==> flow/design.v <==
module spi_8byte (
    input wire clk,
    input wire rst_n,
    input wire sclk,
    input wire mosi,
    input wire ss,
    output wire miso,
    input wire pm,
    input wire [15:0] rate_inst,
    input wire [15:0] rate_avg,
    input wire [7:0] bpm_short_avg,
    input wire [7:0] bpm_long_avg,
    input wire [5:0] rr_short_avg,
    input wire [5:0] rr_long_avg,
    input wire pedal_flag,
    input wire expression_flag,
    input wire bpm_flag,
    input wire rr_flag,
    output reg [63:0] rx_data
);
    reg [1:0] sclk_sync, ss_sync, mosi_sync, pm_sync;
    always @(posedge clk) begin
        sclk_sync <= {sclk_sync[0], sclk};
        ss_sync <= {ss_sync[0], ss};
        mosi_sync <= {mosi_sync[0], mosi};
        pm_sync <= {pm_sync[0], pm};
    end
    wire sclk_rising = (sclk_sync == 2'b01);
    wire sclk_falling = (sclk_sync == 2'b10);
    wire ss_active = ~ss_sync[1];
    reg [5:0] bit_cnt;         
    reg [63:0] rx_buffer;
    reg [63:0] tx_buffer;
    reg miso_reg;
    assign miso = miso_reg;
    wire [63:0] tx_pack = {
        rate_inst,                               
        rate_avg,                                
        bpm_long_avg,                            
        bpm_short_avg,                           
        rr_long_avg [5:0],                       
        rr_short_avg[5:0],                       
        pedal_flag,                              
        (expression_flag | bpm_flag | rr_flag),   
        1'b0, pm_sync[1]                         
    };
    reg [63:0] tx_next;             
    always @(posedge clk or negedge rst_n) begin
        if (!rst_n) begin
            bit_cnt  <= 6'd0;
            rx_buffer <= 64'd0;
            tx_buffer <= 64'd0;
            rx_data <= 64'd0;
            miso_reg <= 1'b0;
        end else begin
            if (!ss_active) begin
                bit_cnt <= 6'd0;
                miso_reg <= 1'b0;
            end else begin
                if (sclk_falling) begin
                    rx_buffer <= {rx_buffer[62:0], mosi_sync[1]};
                    bit_cnt <= bit_cnt + 6'd1;
                    if (bit_cnt == 6'd63) begin
                        rx_data <= {rx_buffer[62:0], mosi_sync[1]};
                    end
                end
                if (sclk_rising) begin
                    if (bit_cnt == 6'd0) begin
                        tx_next = tx_pack;           
                    end else begin
                        tx_next = tx_buffer;         
                    end
                    miso_reg  <= tx_next[63];            
                    tx_buffer <= {tx_next[62:0], 1'b0}; 
                end
            end
        end
    end
endmodule
module multi_clock_divider (
    input wire clk,
    input wire rst_n,
    output reg tick_1hz,
    output reg tick_10hz
);
    reg [26:0] cnt_1hz;
    reg [23:0] cnt_10hz;
    localparam MAX_1HZ   = 27'd4_999;         
    localparam MAX_10HZ  = 24'd499;           
    always @(posedge clk or negedge rst_n) begin
        if (!rst_n) begin
            cnt_1hz <= 0;
            cnt_10hz <= 0;
            tick_1hz <= 0;
            tick_10hz <= 0;
        end else begin
            if (cnt_1hz == MAX_1HZ) begin
                cnt_1hz <= 0;
                tick_1hz <= 1;
            end else begin
                cnt_1hz <= cnt_1hz + 1;
                tick_1hz <= 0;
            end
            if (cnt_10hz == MAX_10HZ) begin
                cnt_10hz <= 0;
                tick_10hz <= 1;
            end else begin
                cnt_10hz <= cnt_10hz + 1;
                tick_10hz <= 0;
            end
        end
    end
endmodule
module check_pedal (
    input wire clk,
    input wire rst_n,
    input wire tick_10hz,
    input wire [7:0] pedal_buffer,
    output reg pedal_flag,
    output reg [15:0] rate_inst,
    output reg [15:0] rate_avg
);
    localparam [15:0] THRESH_LOW = 16'd25;     
    localparam [15:0] THRESH_HIGH = 16'd75;    
    localparam [15:0] THRESH_PEAK = 16'd99;    
    reg [7:0] pedal_curr;
    reg [7:0] pedal_prev;
    reg [15:0] rate_next;        
    reg [15:0] fir_reg [0:7];   
    reg [13:0] fir_sum;          
    reg [13:0] fir_sum_next;     
    reg [3:0] filled;            
    reg signed [9:0] diff_sample;    
    reg [9:0] delta_pos;             
    integer i;
    always @(posedge clk or negedge rst_n) begin
        if (!rst_n) begin
            pedal_flag <= 1'b0;
            pedal_curr <= 8'd0;
            pedal_prev <= 8'd0;
            rate_inst <= 16'd0;
            rate_next <= 16'd0;
            rate_avg <= 16'd0;
            for (i=0; i<8; i=i+1) fir_reg[i] <= 16'd0;
            fir_sum <= 14'd0;
            fir_sum_next <= 14'd0;
            filled <= 4'd0;
        end
        else if (tick_10hz) begin
            diff_sample = $signed({1'b0, pedal_buffer}) - $signed({1'b0, pedal_curr});
            delta_pos = (diff_sample > 0) ? diff_sample[9:0] : 10'd0;   
            rate_next = delta_pos * 16'd10;                             
            fir_sum_next = fir_sum - fir_reg[7] + rate_next;
            for (i=7; i>0; i=i-1) begin
                fir_reg[i] <= fir_reg[i-1];
            end
            fir_reg[0] <= rate_next;
            rate_inst <= rate_next;
            fir_sum <= fir_sum_next;
            rate_avg <= {2'b00, fir_sum_next} >> 3;   
            if (filled == 4'd8) begin
                if ( ((rate_next >= THRESH_LOW) && ( (fir_sum_next >> 3) >= THRESH_HIGH )) || (rate_next >= THRESH_PEAK) )
                    pedal_flag <= 1'b1;
                else
                    pedal_flag <= 1'b0;
            end
            else begin
                pedal_flag <= 1'b0;
            end
            pedal_prev <= pedal_curr;
            pedal_curr <= pedal_buffer;
            if (filled < 4'd8) filled <= filled + 4'd1;
        end
    end
endmodule
module check_expression(
    input wire clk,
    input wire rst_n,
    input wire [7:0] expression_buffer,
    output reg expression_flag
);
    localparam [7:0] exp_surprized = 8'd4;
    always @(posedge clk or negedge rst_n) begin
        if (!rst_n) begin
            expression_flag <= 1'b0;
        end
        else begin
            expression_flag <= (expression_buffer == exp_surprized);
        end
    end
endmodule
module check_bpm (
    input wire clk,
    input wire rst_n,
    input wire tick_10hz,
    input wire [7:0] bpm_buffer,
    output reg bpm_flag,
    output reg [7:0] short_avg,
    output reg [7:0] long_avg
);
    localparam integer SHORT_SAMPLES = 8;    
    localparam integer LONG_SAMPLES = 64;    
    localparam integer SUMS_WIDTH_S = 11;    
    localparam integer SUMS_WIDTH_L = 14;    
    reg [7:0] fir_short [0:SHORT_SAMPLES-1];
    reg [7:0] fir_long [0:LONG_SAMPLES-1];
    reg [SUMS_WIDTH_S-1:0] sum_short;
    reg [SUMS_WIDTH_L-1:0] sum_long;
    reg [3:0] filled_short;  
    reg [6:0] filled_long;   
    reg [7:0] prev_tail_s, prev_tail_l;      
    reg [SUMS_WIDTH_S-1:0] sum_short_next;
    reg [SUMS_WIDTH_L-1:0] sum_long_next;
    reg [SUMS_WIDTH_S+5-1:0] lhs;   
    reg [SUMS_WIDTH_L+3-1:0] rhs;   
    integer i;
    always @(posedge clk or negedge rst_n) begin
        if (!rst_n) begin
            bpm_flag <= 1'b0;
            sum_short <= {SUMS_WIDTH_S{1'b0}};
            sum_long <= {SUMS_WIDTH_L{1'b0}};
            filled_short <= 4'd0;
            filled_long <= 7'd0;
            short_avg <= 8'd0;
            long_avg <= 8'd0;
            for (i=0; i<SHORT_SAMPLES; i=i+1) fir_short[i] <= 8'd0;
            for (i=0; i<LONG_SAMPLES; i=i+1) fir_long[i]  <= 8'd0;
            prev_tail_s <= 8'd0;
            prev_tail_l <= 8'd0;
            sum_short_next <= {SUMS_WIDTH_S{1'b0}};
            sum_long_next <= {SUMS_WIDTH_L{1'b0}}; 
        end
        else if (tick_10hz) begin
            prev_tail_s = fir_short [SHORT_SAMPLES-1];
            prev_tail_l = fir_long [LONG_SAMPLES-1];
            sum_short_next = sum_short - {{(SUMS_WIDTH_S-8){1'b0}}, prev_tail_s} + {{(SUMS_WIDTH_S-8){1'b0}}, bpm_buffer};
            sum_long_next  = sum_long - {{(SUMS_WIDTH_L-8){1'b0}}, prev_tail_l} + {{(SUMS_WIDTH_L-8){1'b0}}, bpm_buffer};
            lhs = {5'd0, sum_short_next} << 5;
            rhs = (sum_long_next * 5);
            if ( (filled_short == SHORT_SAMPLES[3:0]) && (filled_long == LONG_SAMPLES[6:0]) )
                bpm_flag <= (lhs >= rhs);
            else
                bpm_flag <= 1'b0;
            for (i=SHORT_SAMPLES-1; i>0; i=i-1) begin
                fir_short[i] <= fir_short[i-1];
            end
            fir_short[0] <= bpm_buffer;
            for (i=LONG_SAMPLES-1; i>0; i=i-1) begin
                fir_long[i] <= fir_long[i-1];
            end
            fir_long[0] <= bpm_buffer;
            sum_short <= sum_short_next;
            sum_long  <= sum_long_next;
            short_avg <= sum_short_next >> 3;   
            long_avg  <= sum_long_next  >> 6;   
            if (filled_short < SHORT_SAMPLES[3:0]) filled_short <= filled_short + 4'd1;
            if (filled_long  < LONG_SAMPLES[6:0]) filled_long  <= filled_long  + 7'd1;
        end
    end
endmodule
module check_respiration(
    input wire clk,
    input wire rst_n,
    input wire tick_1hz,
    input wire [7:0]  rr_buffer,
    output reg rr_flag,
    output reg [5:0] short_avg,
    output reg [5:0] long_avg
);
    localparam integer SHORT_SAMPLES = 16;       
    localparam integer LONG_SAMPLES = 120;       
    localparam integer SUMS_WIDTH_S = 12;        
    localparam integer SUMS_WIDTH_L = 15;        
    localparam integer CMP_WIDTH = 32;          
    reg [7:0] fir_short [0:SHORT_SAMPLES-1];
    reg [7:0] fir_long [0:LONG_SAMPLES -1];
    reg [SUMS_WIDTH_S-1:0] sum_short, sum_short_next;
    reg [SUMS_WIDTH_L-1:0] sum_long , sum_long_next;
    reg [4:0] filled_short;  
    reg [6:0] filled_long;   
    reg [7:0] prev_tail_s, prev_tail_l;
    reg [CMP_WIDTH-1:0] lhs, rhs;
    reg [7:0] short_avg8;
    reg [7:0] long_avg8;
    integer i;
    always @(posedge clk or negedge rst_n) begin
        if (!rst_n) begin
            rr_flag <= 1'b0;
            sum_short <= {SUMS_WIDTH_S{1'b0}};
            sum_long <= {SUMS_WIDTH_L{1'b0}};
            sum_short_next <= {SUMS_WIDTH_S{1'b0}};
            sum_long_next <= {SUMS_WIDTH_L{1'b0}};
            filled_short <= 5'd0;
            filled_long <= 7'd0;
            short_avg <= 6'd0;
            long_avg <= 6'd0;
            short_avg8 <= 8'd0;
            long_avg8 <= 8'd0;
            for (i=0; i<SHORT_SAMPLES; i=i+1) fir_short[i] <= 8'd0;
            for (i=0; i<LONG_SAMPLES;  i=i+1) fir_long[i] <= 8'd0;
            prev_tail_s <= 8'd0;
            prev_tail_l <= 8'd0;
        end
        else if (tick_1hz) begin
            prev_tail_s = fir_short[SHORT_SAMPLES-1];
            prev_tail_l = fir_long [LONG_SAMPLES -1];
            sum_short_next = sum_short - {{(SUMS_WIDTH_S-8){1'b0}}, prev_tail_s} + {{(SUMS_WIDTH_S-8){1'b0}}, rr_buffer};
            sum_long_next  = sum_long- {{(SUMS_WIDTH_L-8){1'b0}}, prev_tail_l} + {{(SUMS_WIDTH_L-8){1'b0}}, rr_buffer};
            lhs = {{(CMP_WIDTH-SUMS_WIDTH_S){1'b0}}, sum_short_next} * 32'd2400;
            rhs = {{(CMP_WIDTH-SUMS_WIDTH_L){1'b0}}, sum_long_next } * 32'd368;
            if ( (filled_short == SHORT_SAMPLES[4:0]) && (filled_long == LONG_SAMPLES[6:0]) )
                rr_flag <= (lhs >= rhs);
            else
                rr_flag <= 1'b0;
            for (i=SHORT_SAMPLES-1; i>0; i=i-1) begin
                fir_short[i] <= fir_short[i-1];
            end
            fir_short[0] <= rr_buffer;
            for (i=LONG_SAMPLES-1; i>0; i=i-1) begin
                fir_long[i] <= fir_long[i-1];
            end
            fir_long[0] <= rr_buffer;
            sum_short <= sum_short_next;
            sum_long <= sum_long_next;
            short_avg8 <= sum_short_next >> 4;        
            long_avg8 <= sum_long_next  / 8'd120;    
            if (short_avg8 > 8'd63) 
                short_avg <= 6'd63;
            else
                short_avg <= short_avg8[5:0];
            if (long_avg8  > 8'd63)
                long_avg  <= 6'd63;
            else 
                long_avg  <= long_avg8[5:0];
            if (filled_short < SHORT_SAMPLES[4:0]) filled_short <= filled_short + 5'd1;
            if (filled_long  < LONG_SAMPLES[6:0])  filled_long  <= filled_long  + 7'd1;
        end
    end
endmodule
module drive_device (
    input wire clk,
    input wire rst_n,
    input wire pedal_flag,
    input wire expression_flag,
    input wire bpm_flag,
    input wire rr_flag,
    output wire pm,
    output reg drive
);
    parameter CLK_FREQ = 5_000;          
    parameter HIGH_SEC = 1;              
    parameter LOW_SEC = 2;               
    localparam S_IDLE = 2'b00;
    localparam S_HIGH = 2'b01;
    localparam S_LOW = 2'b10;
    localparam HIGH_COUNT = CLK_FREQ * HIGH_SEC;  
    localparam LOW_COUNT = CLK_FREQ * LOW_SEC;   
    reg [1:0] state;
    reg [31:0] counter;  
    assign pm = pedal_flag && (expression_flag || bpm_flag || rr_flag);
    always @(posedge clk or negedge rst_n) begin
        if (!rst_n) begin
            state <= S_IDLE;
            counter <= 32'd0;
            drive <= 1'b0;
        end else begin
            case (state)
                S_IDLE: begin
                    drive <= 1'b0;
                    if (pm) begin
                        state <= S_HIGH;
                        counter <= HIGH_COUNT - 1;
                        drive <= 1'b1;
                    end
                end
                S_HIGH: begin
                    drive <= 1'b1;
                    if (counter != 0) begin
                        counter <= counter - 1'b1;
                    end else begin
                        state <= S_LOW;
                        counter <= LOW_COUNT - 1;
                        drive <= 1'b0;
                    end
                end
                S_LOW: begin
                    drive <= 1'b0;
                    if (counter != 0) begin
                        counter <= counter - 1'b1;
                    end else begin
                        state <= S_IDLE;
                    end
                end
                default: begin
                    state <= S_IDLE;
                    counter <= 32'd0;
                    drive <= 1'b0;
                end
            endcase
        end
    end
endmodule
module PMPD(
    input wire clk,
    input wire rst_n,
    input wire sclk,
    input wire mosi,
    input wire ss,
    output wire miso,            
    output wire drive
);
    wire [63:0] state_buffer;
    wire pm;
    wire [15:0] rate_inst;
    wire [15:0] rate_avg;
    wire [7:0] bpm_short_avg;
    wire [7:0] bpm_long_avg;
    wire [5:0] rr_short_avg;
    wire [5:0] rr_long_avg;
    wire pedal_flag;
    wire expression_flag;
    wire bpm_flag;
    wire rr_flag;
    spi_8byte spi (
        .clk(clk),
        .rst_n(rst_n),
        .sclk(sclk),
        .mosi(mosi),
        .ss(ss), 
        .miso(miso), 
        .pm(pm),
        .rate_inst(rate_inst),
        .rate_avg(rate_avg),
        .bpm_short_avg(bpm_short_avg),
        .bpm_long_avg(bpm_long_avg),
        .rr_short_avg(rr_short_avg),
        .rr_long_avg(rr_long_avg),
        .pedal_flag(pedal_flag),
        .expression_flag(expression_flag),
        .bpm_flag(bpm_flag),
        .rr_flag(rr_flag),
        .rx_data(state_buffer)
    );
    wire tick_1hz;
    wire tick_10hz;
    multi_clock_divider prescaler(
        .clk(clk),
        .rst_n(rst_n),
        .tick_1hz(tick_1hz),
        .tick_10hz(tick_10hz)
    );
    check_pedal check_pedal(
        .clk(clk),
        .rst_n(rst_n),
        .tick_10hz(tick_10hz),
        .pedal_buffer(state_buffer[31:24]),
        .pedal_flag(pedal_flag),
        .rate_inst(rate_inst),
        .rate_avg(rate_avg)
    );
    check_expression check_expression(
        .clk(clk),
        .rst_n(rst_n),
        .expression_buffer(state_buffer[23:16]),
        .expression_flag(expression_flag)        
    );
    check_bpm check_bpm(
        .clk(clk),
        .rst_n(rst_n),
        .tick_10hz(tick_10hz),
        .bpm_buffer(state_buffer[15:8]),
        .bpm_flag(bpm_flag),
        .short_avg(bpm_short_avg),
        .long_avg(bpm_long_avg)
    );
    check_respiration check_respiration(
        .clk(clk),
        .rst_n(rst_n),
        .tick_1hz(tick_1hz),
        .rr_buffer(state_buffer[7:0]),
        .rr_flag(rr_flag),
        .short_avg(rr_short_avg),
        .long_avg(rr_long_avg)
    );
    drive_device drive_device(
        .clk(clk),
        .rst_n(rst_n),
        .pedal_flag(pedal_flag),
        .expression_flag(expression_flag),
        .bpm_flag(bpm_flag),
        .rr_flag(rr_flag),
        .pm(pm),
        .drive(drive)
    );
endmodule
# [Step by step through the tools: PMPD]
# Tool output for the design above, in the order of the flow.
# Lines are those of the file above, counted from 1.
# The mark - stands for no value.
[setup] design="PMPD" clock="clk" lib="sky130hd" lib_corner="tt_025C_1v80"

# [Word-level counts]
# Counts by Yosys on the flattened word-level netlist (proc, flatten, opt, wreduce). Print and check cells are left out. Cells with the same type and inputs are merged into one.
[word_totals] wordCells=337 ff_bits=1965
[op_classes] mux=27 n_addsub=20 bitwise=3 n_reduce_logical=22 n_div=1 equal=17 n_cmp=13 n_mul=4
[op_table] operator="multiplier 12 x 7 -> 19 bit (second input constant)" count=1
[op_table] operator="divider 15 x 7 -> 15 bit (second input constant)" count=1
[op_table] operator="multiplier 15 x 5 -> 20 bit (second input constant)" count=1
[op_table] operator="parallel mux 32 bit (select 3 bit)" count=1
[op_table] operator="2-to-1 mux 32 bit" count=3
[op_table] operator="2-to-1 mux 64 bit" count=1
[op_table] operator="multiplier 14 x 3 -> 17 bit (second input constant)" count=1
[op_table] operator="multiplier 10 x 3 -> 13 bit (second input constant)" count=1
[op_table] operator="subtractor 32 x 1 -> 32 bit (second input constant)" count=1
[op_table] operator="greater-or-equal comparator 32 bit" count=1
[op_table] operator="nonzero test 32 bit" count=1
[op_table] operator="adder 27 x 1 -> 27 bit (second input constant)" count=1
[op_table] operator="equality test 27 x 13 -> 1 bit (second input constant)" count=1
[op_table] operator="2-to-1 mux 27 bit" count=1
[op_table] operator="adder 24 x 1 -> 24 bit (second input constant)" count=1
[op_table] operator="equality test 24 x 9 -> 1 bit (second input constant)" count=1
[op_table] operator="2-to-1 mux 24 bit" count=1
[op_table] operator="2-to-1 mux 6 bit" count=4
[op_table] operator="greater-or-equal comparator 16 x 17 -> 1 bit" count=1
[op_table] operator="AND reduction 2 bit" count=8
[op_table] operator="greater-than comparator 8 x 6 -> 1 bit (second input constant)" count=2
[op_table] operator="adder 15 x 8 -> 15 bit" count=1
[op_table] operator="subtractor 15 x 8 -> 15 bit" count=1
[op_table] operator="adder 14 bit" count=1
[op_table] operator="subtractor 14 bit" count=1
[op_table] operator="greater-or-equal comparator 14 x 5 -> 1 bit (second input constant)" count=1
[op_table] operator="greater-or-equal comparator 14 x 7 -> 1 bit (second input constant)" count=1
[op_table] operator="adder 14 x 8 -> 14 bit" count=1
# Not listed: further kinds 37, cells in them 66.

# [Logic depth]
# Yosys ltp: most cells in a row. Word level: on the elaborated netlist, between registers, memories and ports. Mapped: between sequential cells and ports; inverters and the memories' decode and read muxes count.
[depth] depth_word=10 ABC_AREA=0 depth_mapped=35 depth_no_buf=35

# [After synthesis]
# Source: synth_stat.txt of the flow (Yosys; design flattened, memories mapped). It holds for the ABC_AREA given above (unset counts as 0); a run with the other value may have another netlist.
[mapped] mapped_area_um2=82185.1 flip_flops=1930 stdcells=5891 n_buf=240
[by_type] cell_type="sky130_fd_sc_hd__dfrtp_1" count=1921 type_area_um2=4.81E+04
[by_type] cell_type="sky130_fd_sc_hd__mux2_2" count=1639 type_area_um2=1.85E+04
[by_type] cell_type="sky130_fd_sc_hd__ha_1" count=247 type_area_um2=3.09E+03
[by_type] cell_type="sky130_fd_sc_hd__fa_1" count=87 type_area_um2=1741.67
[by_type] cell_type="sky130_fd_sc_hd__inv_1" count=364 type_area_um2=1366.31
[by_type] cell_type="sky130_fd_sc_hd__xnor2_1" count=137 type_area_um2=1.2E+03
[by_type] cell_type="sky130_fd_sc_hd__o21ai_0" count=196 type_area_um2=980.941
[by_type] cell_type="sky130_fd_sc_hd__nand2_1" count=218 type_area_um2=818.285
[by_type] cell_type="sky130_fd_sc_hd__clkbuf_1" count=217 type_area_um2=814.531
[by_type] cell_type="sky130_fd_sc_hd__a21oi_1" count=130 type_area_um2=650.624
[by_type] cell_type="sky130_fd_sc_hd__mux2i_1" count=61 type_area_um2=610.586
[by_type] cell_type="sky130_fd_sc_hd__nor2_1" count=151 type_area_um2=566.794
[by_type] cell_type="sky130_fd_sc_hd__xor2_1" count=49 type_area_um2=429.162
[by_type] cell_type="sky130_fd_sc_hd__a21o_1" count=39 type_area_um2=292.781
[by_type] cell_type="sky130_fd_sc_hd__o21bai_1" count=39 type_area_um2=292.781
[by_type] cell_type="sky130_fd_sc_hd__nand3_1" count=47 type_area_um2=235.226
[by_type] cell_type="sky130_fd_sc_hd__nand4_1" count=27 type_area_um2=168.912
[by_type] cell_type="sky130_fd_sc_hd__dfxtp_1" count=8 type_area_um2=160.154
# Not listed: further types 70, cells in them 314.
# By module: a second synthesis without flattening, with its own total; a netlist apart from the flattened one above.
[unflattened] hier_cells=6219 area_unflattened_um2=86160.1
# Each row is one instance without its submodules.
[by_module] mod="check_respiration" n_cells=2991 n_inst=1 mod_area_um2=43530.5 seq_area_um2=25524.5
[by_module] mod="check_bpm" n_cells=1559 n_inst=1 mod_area_um2=22957.0 seq_area_um2=13738.2
[by_module] mod="spi_8byte" n_cells=674 n_inst=1 mod_area_um2=8455.6 seq_area_um2=5089.9
[by_module] mod="check_pedal" n_cells=546 n_inst=1 mod_area_um2=6655.1 seq_area_um2=3253.1
[by_module] mod="multi_clock_divider" n_cells=219 n_inst=1 mod_area_um2=2423.6 seq_area_um2=1326.3
[by_module] mod="drive_device" n_cells=226 n_inst=1 mod_area_um2=2093.3 seq_area_um2=902.1
[by_module] mod="check_expression" n_cells=4 n_inst=1 mod_area_um2=45.0 seq_area_um2=25.0
[by_module] mod="PMPD" n_cells=0 n_inst=1 mod_area_um2=0.0 seq_area_um2=0.0

# [Worst setup path after synthesis]
# Path of least setup slack by OpenSTA after synthesis, without wires, with an ideal clock, recovery checks aside; 20% of the period is set as input and as output delay. Where synthesis merged equal registers, the netlist keeps one of their names.
[synth_path] path_kind="flip-flop to flip-flop" from="register check_respiration.fir_long[119][1]" to="register check_respiration.rr_flag" period_ns=10.0 path_stages=31 setup_slack_ns=3.222 setup_ns=0.128 t_arrival_ns=6.650 delay_ns=6.778 path_buffers=0 period_less_setup_slack_ns=6.778
# "delay_ns" = arrival - input delay + setup time.
# "path_stages" counts driving pins, that of a launching flip-flop among them; a cell with two outputs on the path counts twice.
# "period_less_setup_slack_ns" is the clock period less the worst setup slack; recovery checks do not enter. This is arithmetic on one report: input and output delays are still those of the set period (20% each).
# The rows between start and end are the longest chain of elaborated cells between them; the timing report does not say that the signal goes this way. Where chains are equally long, one stands for them.
# Each line given opens the expression or statement behind the cell; cells for indexed reads and writes are added by Yosys, which also makes memories of some case tables.
# At most two assigning lines are given for a register; there are more.
[synth_between] cell_sequence="sky130_fd_sc_hd__dfrtp_1 -> sky130_fd_sc_hd__fa_1 -> sky130_fd_sc_hd__inv_1 -> sky130_fd_sc_hd__fa_1 -> sky130_fd_sc_hd__a21o_1 -> sky130_fd_sc_hd__a221oi_1 -> sky130_fd_sc_hd__xor2_1 -> sky130_fd_sc_hd__inv_1 -> sky130_fd_sc_hd__ha_1 -> sky130_fd_sc_hd__inv_1 -> sky130_fd_sc_hd__fa_1 -> sky130_fd_sc_hd__inv_1 -> sky130_fd_sc_hd__fa_1 -> sky130_fd_sc_hd__ha_1 -> sky130_fd_sc_hd__inv_1 -> sky130_fd_sc_hd__a21oi_1 -> sky130_fd_sc_hd__o21ai_0 -> sky130_fd_sc_hd__a21boi_0 -> sky130_fd_sc_hd__o21ai_0 -> sky130_fd_sc_hd__a21boi_0 -> sky130_fd_sc_hd__o21ai_0 -> sky130_fd_sc_hd__a21oi_1 -> sky130_fd_sc_hd__o21ai_0 -> sky130_fd_sc_hd__nand2b_1 -> sky130_fd_sc_hd__a21o_1 -> sky130_fd_sc_hd__a21oi_1 -> sky130_fd_sc_hd__xor2_1 -> sky130_fd_sc_hd__ha_1 -> sky130_fd_sc_hd__a2111oi_0 -> sky130_fd_sc_hd__o21a_1 -> sky130_fd_sc_hd__o21ai_0" elab_chain_len=5
[synth_lines] element="start, declared" line=276 source="reg [7:0] fir_long [0:LONG_SAMPLES -1];"
[synth_lines] element="start, assigned" line=300 source="for (i=0; i<LONG_SAMPLES;  i=i+1) fir_long[i] <= 8'd0;"
[synth_lines] element="start, assigned" line=320 source="fir_long[i] <= fir_long[i-1];"
[synth_lines] element="subtractor 15 x 8 -> 15 bit" line=308 source="sum_long_next  = sum_long- {{(SUMS_WIDTH_L-8){1'b0}}, prev_tail_l} + {{(SUMS_WIDTH_L-8){1'b0}}, rr_buffer};"
[synth_lines] element="adder 15 x 8 -> 15 bit" line=308
[synth_lines] element="multiplier 15 x 5 -> 20 bit" line=310 source="rhs = {{(CMP_WIDTH-SUMS_WIDTH_L){1'b0}}, sum_long_next } * 32'd368;"
[synth_lines] element="greater-or-equal comparator 32 bit" line=312 source="rr_flag <= (lhs >= rhs);"
[synth_lines] element="2-to-1 mux 1 bit" line=311 source="if ( (filled_short == SHORT_SAMPLES[4:0]) && (filled_long == LONG_SAMPLES[6:0]) )"
[synth_lines] element="end, assigned" line=312
[synth_lines] element="end, assigned" line=314 source="rr_flag <= 1'b0;"
[synth_lines] element="end, declared" line=266 source="output reg rr_flag,"

# [Path in the finished layout]
# From the final timing report of flow run A: the path of least setup slack in the routed layout; clock arrival at registers is part of the times.
[layout_path] path_kind="flip-flop to flip-flop" from="register (name not given)" to="register check_respiration.rr_flag" setup_slack_ns=0.42 t_arrival_ns=8.72 setup_ns=0.13 path_buffers=0 period_ns=8.41 path_stages=33
# The rows between start and end are the longest chain of elaborated cells between them; the timing report does not say that the signal goes this way. Where chains are equally long, one stands for them.
# At most two assigning lines are given for a register; there are more.
[layout_between] cell_sequence="sky130_fd_sc_hd__dfrtp_1 -> sky130_fd_sc_hd__fa_1 -> sky130_fd_sc_hd__inv_1 -> sky130_fd_sc_hd__ha_1 -> sky130_fd_sc_hd__a21o_1 -> sky130_fd_sc_hd__a21oi_1 -> sky130_fd_sc_hd__o21bai_1 -> sky130_fd_sc_hd__a21oi_2 -> sky130_fd_sc_hd__o21bai_1 -> sky130_fd_sc_hd__a21oi_1 -> sky130_fd_sc_hd__xnor2_2 -> sky130_fd_sc_hd__ha_1 -> sky130_fd_sc_hd__ha_1 -> sky130_fd_sc_hd__inv_1 -> sky130_fd_sc_hd__fa_1 -> sky130_fd_sc_hd__inv_1 -> sky130_fd_sc_hd__fa_1 -> sky130_fd_sc_hd__ha_1 -> sky130_fd_sc_hd__a21boi_1 -> sky130_fd_sc_hd__o21ai_0 -> sky130_fd_sc_hd__a21boi_0 -> sky130_fd_sc_hd__o21ai_0 -> sky130_fd_sc_hd__a21boi_0 -> sky130_fd_sc_hd__o21ai_0 -> sky130_fd_sc_hd__nand2b_1 -> sky130_fd_sc_hd__a21oi_1 -> sky130_fd_sc_hd__nor2b_1 -> sky130_fd_sc_hd__nor2_1 -> sky130_fd_sc_hd__xnor2_1 -> sky130_fd_sc_hd__ha_1 -> sky130_fd_sc_hd__a2111oi_1 -> sky130_fd_sc_hd__o21a_1 -> sky130_fd_sc_hd__o21ai_0" elab_chain_len=5
[layout_lines] element="subtractor 12 x 8 -> 12 bit" line=307 source="sum_short_next = sum_short - {{(SUMS_WIDTH_S-8){1'b0}}, prev_tail_s} + {{(SUMS_WIDTH_S-8){1'b0}}, rr_buffer};"
[layout_lines] element="adder 12 x 8 -> 12 bit" line=307
[layout_lines] element="multiplier 12 x 7 -> 19 bit" line=309 source="lhs = {{(CMP_WIDTH-SUMS_WIDTH_S){1'b0}}, sum_short_next} * 32'd2400;"
[layout_lines] element="greater-or-equal comparator 32 bit" line=312 source="rr_flag <= (lhs >= rhs);"
[layout_lines] element="2-to-1 mux 1 bit" line=311 source="if ( (filled_short == SHORT_SAMPLES[4:0]) && (filled_long == LONG_SAMPLES[6:0]) )"
[layout_lines] element="end, assigned" line=312
[layout_lines] element="end, assigned" line=314 source="rr_flag <= 1'b0;"
[layout_lines] element="end, declared" line=266 source="output reg rr_flag,"

Below are 5 stored runs of the flow (Yosys, OpenROAD; platform sky130hd) on PMPD, each with its settings and what was measured, unordered. Constraints: input delay and output delay 20% of the set period each, output load 0.01 pF.
"achieved clock period": clock period set for the run, less the worst setup slack. It is reckoned from that one timing run; input and output delays stay at 20% of the period that was set.
"worst setup path time" = time allowed to the worst setup path (clock period - input delay - output delay, where it has them) - its slack; a late launch clock adds to it, a late capture clock takes from it.
[flow run A] settings: CELL_PAD_IN_SITES_DETAIL_PLACEMENT=2, CORE_ASPECT_RATIO=0.69, CORE_MARGIN=6, CORE_UTILIZATION=22, CTS_CLUSTER_DIAMETER=24, CTS_CLUSTER_SIZE=47, GPL_ROUTABILITY_DRIVEN=1, HOLD_SLACK_MARGIN=-0.08, MAX_ROUTING_LAYER=met4, PLACE_DENSITY=0.54, SETUP_SLACK_MARGIN=0.12, SLEW_MARGIN=25, period_ns=8.41, CAP_MARGIN=20
[flow run A] result: chip area after synthesis (Yosys) 82185.1 um2, die area 388635.0 um2, utilization 0.278, worst setup slack after layout 0.415 ns, worst hold slack 0.331 ns, achieved clock period 7.995 ns, worst setup path time 7.99 ns, worst setup path kind flip-flop to flip-flop
[flow run B] settings: CORE_MARGIN=6, CORE_UTILIZATION=22, CTS_CLUSTER_DIAMETER=24, CTS_CLUSTER_SIZE=47, GPL_ROUTABILITY_DRIVEN=1, HOLD_SLACK_MARGIN=-0.08, PLACE_DENSITY=0.54, SETUP_SLACK_MARGIN=0.12, SLEW_MARGIN=25, period_ns=8.41, CAP_MARGIN=20
[flow run B] result: chip area after synthesis (Yosys) 82185.1 um2, die area 388378.0 um2, utilization 0.29, worst setup slack after layout 0.938 ns, worst hold slack 0.324 ns, achieved clock period 7.472 ns, worst setup path time 7.47 ns, worst setup path kind flip-flop to flip-flop
[flow run C] settings: CAP_MARGIN=0, CELL_PAD_IN_SITES_GLOBAL_PLACEMENT=1, CORE_ASPECT_RATIO=0.8, CORE_MARGIN=9, CORE_UTILIZATION=70, GPL_ROUTABILITY_DRIVEN=0, GPL_TIMING_DRIVEN=0, HOLD_SLACK_MARGIN=-0.09, SLEW_MARGIN=30, TNS_END_PERCENT=15, period_ns=12.8
[flow run C] result: chip area after synthesis (Yosys) 82185.1 um2, die area 130144.0 um2, utilization 0.785, worst setup slack after layout 4.748 ns, worst hold slack 0.327 ns, achieved clock period 8.052 ns, worst setup path time 8.05 ns, worst setup path kind flip-flop to flip-flop
[flow run D] settings: CORE_ASPECT_RATIO=0.8, CORE_UTILIZATION=30, GPL_TIMING_DRIVEN=0, SLEW_MARGIN=30, TNS_END_PERCENT=25, period_ns=10.0, CAP_MARGIN=20, CORE_MARGIN=2
[flow run D] result: chip area after synthesis (Yosys) 82185.1 um2, die area 278178.0 um2, utilization 0.345, worst setup slack after layout 2.010 ns, worst hold slack 0.327 ns, achieved clock period 7.990 ns, worst setup path time 7.99 ns, worst setup path kind flip-flop to flip-flop
[flow run E] settings: CORE_ASPECT_RATIO=0.8, SLEW_MARGIN=35, TNS_END_PERCENT=25, period_ns=10.0, CAP_MARGIN=20, CORE_MARGIN=2, CORE_UTILIZATION=40
[flow run E] result: chip area after synthesis (Yosys) 82185.1 um2, die area 209126.0 um2, utilization 0.452, worst setup slack after layout 2.457 ns, worst hold slack 0.334 ns, achieved clock period 7.543 ns, worst setup path time 7.54 ns, worst setup path kind flip-flop to flip-flop
